==> flow/design.v <==
module ALU #(parameter w = 8) (
    clk, rst, CE, IN_valid, MODE, CMD, OPA, OPB, Cin,
    ERR, RES, OF, COUT, G, L, E);
    input clk;
    input rst;
    input CE;
    input [1:0] IN_valid;
    input MODE;
    input [3:0] CMD;
    input [w-1:0] OPA;
    input [w-1:0] OPB;
    input Cin;
    output reg ERR;
    output reg OF;
    output reg COUT;
    output reg G;
    output reg L;
    output reg E;
    output reg [2*w:0] RES;
reg [1:0] IN_valid_t;
reg [3:0] CMD_t;
reg MODE_t, Cin_t;
reg [w-1:0] OPA_t, OPB_t;
reg ERR_t, OF_t, COUT_t, G_t, L_t, E_t;
reg [2*w:0] RES_t, RES_m;
reg signed [w-1:0] sOPA, sOPB;
reg signed [2*w:0] sRES;
reg [$clog2(w)-1:0] shift_amount;
always @(posedge clk or posedge rst) begin  
    if(rst) begin
        OPA_t <= 0;
        OPB_t <= 0;
        Cin_t <= 0;
        IN_valid_t <= 0;
        MODE_t <= 0;
        CMD_t <= 0; end
     else if(CE) begin
        OPA_t <= OPA;
        OPB_t <= OPB;
        Cin_t <= Cin;
        IN_valid_t <= IN_valid;
        MODE_t <= MODE;
        CMD_t <= CMD; end   
end
always @(*) begin
    ERR_t = 0;    
    sOPA = 0;
    sOPB = 0;
    sRES = 0;
    shift_amount = 0;
    OF_t = 0;
    COUT_t = 0;
    G_t = 0;
    L_t = 0;
    E_t = 0;
    RES_t = 0;
    if(MODE_t) begin
        case(CMD_t)
            4'b0000: begin 
                        if(IN_valid_t == 2'b11) begin
                            RES_t = OPA_t + OPB_t;
                            COUT_t = RES_t[w]; end
                        else ERR_t = 1; end
            4'b0001: begin 
                        if(IN_valid_t == 2'b11) begin
                            RES_t = OPA_t - OPB_t;
                            OF_t = (OPA_t < OPB_t) ? 1 : 0; end
                        else ERR_t = 1; end
            4'b0010: begin 
                        if(IN_valid_t == 2'b11) begin
                            RES_t = OPA_t + OPB_t + Cin_t;
                            COUT_t = RES_t[w]; end
                        else ERR_t = 1; end
            4'b0011: begin 
                        if(IN_valid_t == 2'b11) begin
                            RES_t = OPA_t - OPB_t - Cin_t;
                            OF_t = (OPA_t < (OPB_t + Cin_t)); end
                        else ERR_t = 1; end
            4'b0100: begin 
                        if(IN_valid_t[0] == 1'b1) begin
                            RES_t = OPA_t + 1'b1;
                            COUT_t = RES_t[w]; end
                        else ERR_t = 1; end
            4'b0101: begin 
                        if(IN_valid_t[0] == 1'b1) begin
                            RES_t = OPA_t - 1'b1;
                            OF_t = RES_t[w]; end
                        else ERR_t = 1; end
            4'b0110: begin 
                        if(IN_valid_t[1] == 1'b1) begin
                            RES_t = OPB_t + 1'b1;
                            COUT_t = RES_t[w]; end
                        else ERR_t = 1; end
            4'b0111: begin 
                        if(IN_valid_t[1] == 1'b1) begin
                            RES_t = OPB_t - 1'b1;
                            OF_t = RES_t[w]; end
                        else ERR_t = 1; end
            4'b1000: begin 
                        if(IN_valid_t == 2'b11) begin
                            E_t = (OPA_t == OPB_t) ? 1 : 0;
                            L_t = (OPA_t < OPB_t) ? 1 : 0;
                            G_t = (OPA_t > OPB_t) ? 1 : 0; end
                        else ERR_t = 1; end
            4'b1001: begin 
                        if(IN_valid_t == 2'b11) begin
                            RES_t = (OPA_t + 1) * (OPB_t + 1); end
                        else ERR_t = 1; end
            4'b1010: begin 
                        if(IN_valid_t == 2'b11) begin
                            RES_t = (OPA_t << 1) * OPB_t; end
                        else ERR_t = 1; end
            4'b1011: begin
                        if(IN_valid_t == 2'b11) begin
                            sOPA = $signed(OPA_t);
                            sOPB = $signed(OPB_t);
                            sRES = sOPA + sOPB;
                            RES_t = sRES;
                            OF_t = ((sOPA[w-1] == sOPB[w-1]) && (sRES[w-1] != sOPA[w-1]));
                            E_t = (sOPA == sOPB) ? 1 : 0;
                            L_t = (sOPA < sOPB) ? 1 : 0;
                            G_t = (sOPA > sOPB) ? 1 : 0; end
                        else ERR_t = 1; end
            4'b1100: begin
                        if(IN_valid_t == 2'b11) begin
                            sOPA = $signed(OPA_t);
                            sOPB = $signed(OPB_t);
                            sRES = sOPA - sOPB;
                            RES_t = sRES;
                            OF_t = ((sOPA[w-1] != sOPB[w-1]) && (sRES[w-1] != sOPA[w-1]));
                            E_t = (sOPA == sOPB) ? 1 : 0;
                            L_t = (sOPA < sOPB) ? 1 : 0;
                            G_t = (sOPA > sOPB) ? 1 : 0; end
                        else ERR_t = 1; end
            default: begin
                        RES_t = 0;
                        COUT_t = 1'b0;
                        OF_t = 1'b0;
                        G_t = 1'b0;
                        E_t = 1'b0;
                        L_t = 1'b0;
                        ERR_t = 1'b1; end
             endcase
             end
    else begin 
        case(CMD_t)
          4'b0000: begin
                      if(IN_valid_t == 2'b11) begin
                          RES_t = OPA_t & OPB_t; end
                      else ERR_t = 1; end
          4'b0001: begin
                      if(IN_valid_t == 2'b11) begin
                          RES_t = ~(OPA_t & OPB_t);
                          RES_t[2*w-1 : 8] = 0; end
                      else ERR_t = 1; end
          4'b0010: begin
                      if(IN_valid_t == 2'b11) begin
                          RES_t = OPA_t | OPB_t; end
                      else ERR_t = 1; end
          4'b0011: begin
                      if(IN_valid_t == 2'b11) begin
                          RES_t = ~(OPA_t | OPB_t);
                          RES_t[2*w-1 : 8] = 0; end
                      else ERR_t = 1; end
          4'b0100: begin
                      if(IN_valid_t == 2'b11) begin
                          RES_t = OPA_t ^ OPB_t; end
                      else ERR_t = 1; end
          4'b0101: begin
                      if(IN_valid_t == 2'b11) begin
                          RES_t = ~(OPA_t ^ OPB_t);
                          RES_t[2*w-1 : 8] = 0; end
                      else ERR_t = 1; end
          4'b0110: begin
                      if(IN_valid_t[0] == 1'b1) begin
                          RES_t = ~OPA_t;
                          RES_t[2*w-1 : 8] = 0; end
                      else ERR_t = 1; end
          4'b0111: begin
                      if(IN_valid_t[1] == 1'b1) begin
                          RES_t = ~OPB_t;
                          RES_t[2*w-1 : 8] = 0; end
                      else ERR_t = 1; end
          4'b1000: begin
                      if(IN_valid_t[0] == 1'b1) begin
                          RES_t = OPA_t >> 1; end
                      else ERR_t = 1; end
          4'b1001: begin
                      if(IN_valid_t[0] == 1'b1) begin
                          RES_t = OPA_t << 1; end
                      else ERR_t = 1; end
          4'b1010: begin
                      if(IN_valid_t[1] == 1'b1) begin
                          RES_t = OPB_t >> 1; end
                      else ERR_t = 1; end
          4'b1011: begin
                      if(IN_valid_t[1] == 1'b1) begin
                          RES_t = OPB_t << 1; end
                      else ERR_t = 1; end
          4'b1100: begin 
                      if(IN_valid_t == 2'b11) begin
                          if( |(OPB_t[(w-1) : ($clog2(w)+1)]))
                               ERR_t = 1;
                          else begin
                               shift_amount = OPB_t[$clog2(w)-1:0];
                               RES_t = {1'b0, ((OPA_t << shift_amount) | OPA_t >> (w - shift_amount))}; end end
                      else  ERR_t = 1; end
          4'b1101: begin 
                      if(IN_valid_t == 2'b11) begin
                          if( |(OPB_t[(w-1) : ($clog2(w)+1)]))
                               ERR_t = 1;
                          else begin
                               shift_amount = OPB_t[$clog2(w)-1:0];
                               RES_t = {1'b0, ((OPA_t >> shift_amount) | OPA_t << (w - shift_amount))}; end end
                      else  ERR_t = 1; end
          default: begin
                        RES_t = 0;
                        ERR_t = 1'b1; end
             endcase
             end
end
always @(posedge clk or posedge rst) begin
    if (rst) begin
        RES  <= 0;
        COUT <= 0;
        OF   <= 0;
        G    <= 0;
        L    <= 0;
        E    <= 0;
        ERR  <= 0;
        RES_m <= 0;
    end 
    else if (CE) begin
        if ((CMD_t == 4'b1001 || CMD_t == 4'b1010) && MODE_t == 1) begin
            RES_m <= RES_t;
            RES <= RES_m;
        end
        else
            RES <= RES_t;
            COUT <= COUT_t;
            OF   <= OF_t;
            G    <= G_t;
            L    <= L_t;
            E    <= E_t;
            ERR  <= ERR_t;
  end
end
endmodule
# == Step by step through the tools: ALU ==
# Each step is given for the RTL above and for the edited RTL.
# Lines under "orig" count in the file above, lines under "edited" in the edited file.
# "change" is "edited" less "orig", of the values as shown; "change_rel_pct" is that difference over "orig", in percent.
# Operators: Yosys type, input widths -> output width; for muxes data width and select width s.
# Library cell names are shortened.
# A cell with n/a has no value.
# setup
top_module,ALU
clock,clk
cell_library,sky130hd
lib_corner,tt_025C_1v80

# == Diff ==
# The edit as a unified diff against the file above.
# A script made this edit; it was not meant as an optimisation.
# begin of diff
@@ -19,5 +19,5 @@
     output reg [2*w:0] RES;
 reg [1:0] IN_valid_t;
-reg [3:0] CMD_t;
+reg [5:0] CMD_t;
 reg MODE_t, Cin_t;
 reg [w-1:0] OPA_t, OPB_t;
# end of diff

# == Word-level counts ==
# Counts by Yosys on the flattened word-level netlist (proc, flatten, opt, wreduce; memories kept). Register bits leave out memories and registers merged into their read ports (data or address); mux counts leave out enables and synchronous resets folded into registers. Print and check cells are left out.
# classes
item,orig,edited,change,change_rel_pct
addsub,14,14,0,0.00
n_mul,2,2,0,0.00
n_cmp,5,5,0,0.00
n_eq,20,20,0,0.00
shifts,4,4,0,0.00
muxes,76,76,0,0.00
n_logic,10,10,0,0.00
n_reduce_logical,15,15,0,0.00
# ops
operator,orig,edited,change,change_rel_pct
$logic_not 4->1,1,0,-1,-100.00
$logic_not 6->1,0,1,1,n/a
# Unchanged operator kinds not shown: 48.
# word_totals
item,orig,edited,change,change_rel_pct
regBits,64,64,0,0.00
input_bits,27,27,0,0.00
out_inout_bits,23,23,0,0.00
wordCells,160,160,0,0.00

# == Logic depth ==
# Depth = most cells in a row (Yosys ltp): at word level without a register or memory, in the mapped netlist without a sequential cell, where the memories' decode and read muxes count.
# logic_depth
item,orig,edited,change,change_rel_pct
depth_word,8,8,0,0.00
abc_area,0,0,n/a,n/a
ltp_mapped,24,24,0,0.00
depth_no_buf,21,22,1,4.76

# == Netlist ==
# The flow's flattened synthesis, as Yosys stat reports it; memories are mapped. The netlist is that of the ABC_AREA named above (0 if unset); the other value can give another one.
# by_type
type,orig,edited,change,change_rel_pct
nor2_1,169,147,-22,-13.02
xnor2_1,66,51,-15,-22.73
nand2b_1,29,18,-11,-37.93
buf_2,9,18,9,100.00
a221oi_1,6,15,9,150.00
nor3_1,37,29,-8,-21.62
or3_1,15,7,-8,-53.33
nand4_1,6,14,8,133.33
a21o_1,9,16,7,77.78
o21ai_1,2,9,7,350.00
inv_1,146,152,6,4.11
o21ai_0,89,83,-6,-6.74
a21oi_1,64,70,6,9.38
nand2_1,150,145,-5,-3.33
clkbuf_1,66,61,-5,-7.58
o22ai_1,22,27,5,22.73
mux2i_1,21,16,-5,-23.81
xor2_1,16,21,5,31.25
# Unchanged cell types not shown: 15.
# Not every row of either side is listed.
# mapped
item,orig,edited,change,change_rel_pct
stdcells,1517,1509,-8,-0.53
synth_area_um2,11740.0,11825.1,85.1,0.72
ff_cells,64,64,0,0.00
buf_cells,87,87,0,0.00

# == Worst setup path after synthesis ==
# OpenSTA on the mapped netlist: ideal clock, no wires. The path of least setup slack (recovery checks aside). Input and output delay are each 20% of the period. Register names are those of the netlist, which keeps one name where synthesis merged equal registers.
# synth_path
item,orig,edited,change,change_rel_pct
path_type,register to register,register to register,n/a,n/a
startpoint,register OPB_t[1],register OPB_t[1],n/a,n/a
endpoint,register RES[16],register RES[16],n/a,n/a
clock_period_ps,6000,6000,0,0.00
setup_time_ps,95,83,-12,n/a
t_first_pin_ps,0,0,0,n/a
t_arrival_ps,6283,5871,-412,-6.56
required_ps,5905,5917,12,0.20
path_slack_ps,-378,46,424,n/a
path_delay_ps,6378,5954,-424,-6.65
driving_pins,24,24,0,0.00
period_less_setup_slack_ps,6378,5954,-424,-6.65
# "path_delay_ps" is the arrival time less input delay plus setup time.
# "driving_pins": output pins that drive a net of the path, with the launching flip-flop's if there is one; two outputs of one cell count as two.
# "period_less_setup_slack_ps" is the clock period less the worst setup slack; recovery checks do not enter. This is arithmetic on one report: input and output delays are still those of the set period (20% each).
# Between the ends stands the longest chain of elaborated cells between them, by number of cells; it is not shown to be the way that was timed. Of several equally long chains one is given.
# A line is the first line of the expression or statement that the cell stems from. Yosys adds cells for indexed reads and writes and turns some case tables into memories.
# At most two assigning lines are given for a register; there are more.
# synth_via_orig
path_cell_list,dfrtp_1 -> clkbuf_1 -> clkinv_1 -> clkbuf_1 -> ha_1 -> clkbuf_1 -> buf_1 -> nand2_1 -> fa_1 -> inv_1 -> fa_1 -> fa_1 -> inv_1 -> fa_1 -> inv_1 -> ha_1 -> and3_1 -> a22o_1 -> o41ai_1 -> o21ai_0 -> and2_1 -> o21ai_0 -> a211oi_1 -> o31ai_1
elab_chain_cells,6
cone_cells,18
# synth_lines_orig
item,line,rtl
from (decl),23,"reg [w-1:0] OPA_t, OPB_t;"
from (assign),32,OPB_t <= 0;
from (assign),39,OPB_t <= OPB;
$add 8x1->9,107,RES_t = (OPA_t + 1) * (OPB_t + 1); end
$mul 9x9->17,107,
$mux 17,106,if(IN_valid_t == 2'b11) begin
$pmux 17 s12,58,case(CMD_t)
$mux 17,57,if(MODE_t) begin
$mux 17,234,if ((CMD_t == 4'b1001 || CMD_t == 4'b1010) && MODE_t == 1) begin
to (assign),236,RES <= RES_m;
to (assign),239,RES <= RES_t;
to (decl),19,output reg [2*w:0] RES;
# synth_via_edited
path_cell_list,dfrtp_1 -> clkbuf_1 -> inv_1 -> clkbuf_1 -> ha_1 -> clkbuf_1 -> clkbuf_1 -> nand2_1 -> fa_1 -> inv_1 -> fa_1 -> ha_1 -> inv_1 -> fa_1 -> inv_1 -> fa_1 -> a21o_1 -> and4_1 -> nor3_1 -> o31ai_1 -> a2111o_1 -> a21oi_1 -> a211oi_1 -> o21ai_0
elab_chain_cells,6
cone_cells,18
# synth_lines_edited
item,line,rtl
from (decl),23,"reg [w-1:0] OPA_t, OPB_t;"
from (assign),32,OPB_t <= 0;
from (assign),39,OPB_t <= OPB;
$add 8x1->9,107,RES_t = (OPA_t + 1) * (OPB_t + 1); end
$mul 9x9->17,107,
$mux 17,106,if(IN_valid_t == 2'b11) begin
$pmux 17 s12,58,case(CMD_t)
$mux 17,57,if(MODE_t) begin
$mux 17,234,if ((CMD_t == 4'b1001 || CMD_t == 4'b1010) && MODE_t == 1) begin
to (assign),236,RES <= RES_m;
to (assign),239,RES <= RES_t;
to (decl),19,output reg [2*w:0] RES;

# == Worst path after layout ==
# From the final timing report of each run of pair A: the path of least setup slack in the routed layout; clock arrival at registers is part of the times.
# The report prints the path's times to 10 ps; the period is as set.
# layout_path
item,orig,edited,change,change_rel_pct
path_type,register to register,register to register,n/a,n/a
startpoint,register OPA_t[0],register OPA_t[3],n/a,n/a
endpoint,register RES[6],register RES_m[16],n/a,n/a
clock_period_ps,5790,5790,0,0.00
setup_time_ps,140,80,-60,n/a
t_first_pin_ps,350,350,0,0.00
t_arrival_ps,5770,5700,-70,-1.21
required_ps,5990,6060,70,1.17
path_slack_ps,220,360,140,n/a
driving_pins,22,21,-1,-4.55
# Between the ends stands the longest chain of elaborated cells between them, by number of cells; it is not shown to be the way that was timed. Of several equally long chains one is given.
# At most two assigning lines are given for a register; there are more.
# layout_via_orig
path_cell_list,dfrtp_1 -> ha_1 -> and3_1 -> xnor2_1 -> buf_4 -> or2_2 -> fa_1 -> inv_1 -> ha_1 -> ha_1 -> inv_1 -> fa_1 -> inv_1 -> ha_1 -> fa_1 -> xor2_1 -> a22oi_1 -> o22ai_1 -> nor3_2 -> o221ai_1 -> a211oi_1 -> o221ai_1
# layout_lines_orig
item,line,rtl
from (decl),23,"reg [w-1:0] OPA_t, OPB_t;"
from (assign),31,OPA_t <= 0;
from (assign),38,OPA_t <= OPA;
to (assign),236,RES <= RES_m;
to (assign),239,RES <= RES_t;
to (decl),19,output reg [2*w:0] RES;
# orig: No chain of elaborated cells between the ends is given.
# layout_via_edited
path_cell_list,dfrtp_2 -> and4_1 -> nand4_1 -> xnor2_1 -> buf_4 -> nand2b_1 -> fa_1 -> inv_1 -> fa_1 -> fa_1 -> inv_1 -> fa_1 -> inv_1 -> ha_1 -> and4_1 -> nor3_2 -> o31ai_2 -> a2111o_1 -> a21oi_1 -> a211oi_1 -> o21ai_0
elab_chain_cells,5
cone_cells,17
# layout_lines_edited
item,line,rtl
from (decl),23,"reg [w-1:0] OPA_t, OPB_t;"
from (assign),31,OPA_t <= 0;
from (assign),38,OPA_t <= OPA;
$add 8x1->9,107,RES_t = (OPA_t + 1) * (OPB_t + 1); end
$mul 9x9->17,107,
$mux 17,106,if(IN_valid_t == 2'b11) begin
$pmux 17 s12,58,case(CMD_t)
$mux 17,57,if(MODE_t) begin
to (assign),231,RES_m <= 0;
to (assign),235,RES_m <= RES_t;
to (decl),25,"reg [2*w:0] RES_t, RES_m;"

# == Flow runs ==
# Runs of the flow (Yosys, OpenROAD) on both versions; the two runs of a pair have the same settings. The constraints put input and output delay at 20% of the set period each and load the outputs with 0.01 pF.
# settings_pair_A
period_ns,5.79
CAP_MARGIN,20
CORE_MARGIN,2
CORE_UTILIZATION,40
SLEW_MARGIN,20
# results_pair_A
item,orig,edited,change,change_rel_pct
synthArea_um2,11740.0,11825.1,85.1,0.72
design_die_area_um2,30737.1,30954.9,217.8,0.71
post_route_stdcell_area_um2,13553.0,13442.9,-110.1,-0.81
finalUtil_pct,47.1,46.5,-0.6,n/a
setup_ws_ps,218,359,141,n/a
setupTns_ps,0,0,0,n/a
worst_hold_slack_ps,474,478,4,n/a
fin_power_mw,4.166,3.861,-0.305,-7.32
achieved_clock_period_ps,5572,5431,-141,-2.53
# settings_pair_B
CAP_MARGIN,25
CELL_PAD_IN_SITES_DETAIL_PLACEMENT,1
CORE_UTILIZATION,44
PLACE_DENSITY,0.67
SETUP_SLACK_MARGIN,-0.7
period_ns,7.44
CORE_MARGIN,2
SLEW_MARGIN,20
# results_pair_B
item,orig,edited,change,change_rel_pct
synthArea_um2,11740.0,11825.1,85.1,0.72
design_die_area_um2,28004.3,28202.2,197.9,0.71
post_route_stdcell_area_um2,13035.0,13028.7,-6.3,-0.05
finalUtil_pct,49.9,48.9,-1.0,n/a
setup_ws_ps,641,1040,399,n/a
setupTns_ps,0,0,0,n/a
worst_hold_slack_ps,486,493,7,n/a
fin_power_mw,3.157,3.001,-0.156,-4.94
achieved_clock_period_ps,6799,6400,-399,-5.87
# By "achieved_clock_period_ps" is meant the clock period of the run minus its worst setup slack. This is arithmetic on one report: input and output delays are still those of the set period (20% each).
# "fin_power_mw" rests on the timing tool's default activity at the inputs, not on a simulated workload.
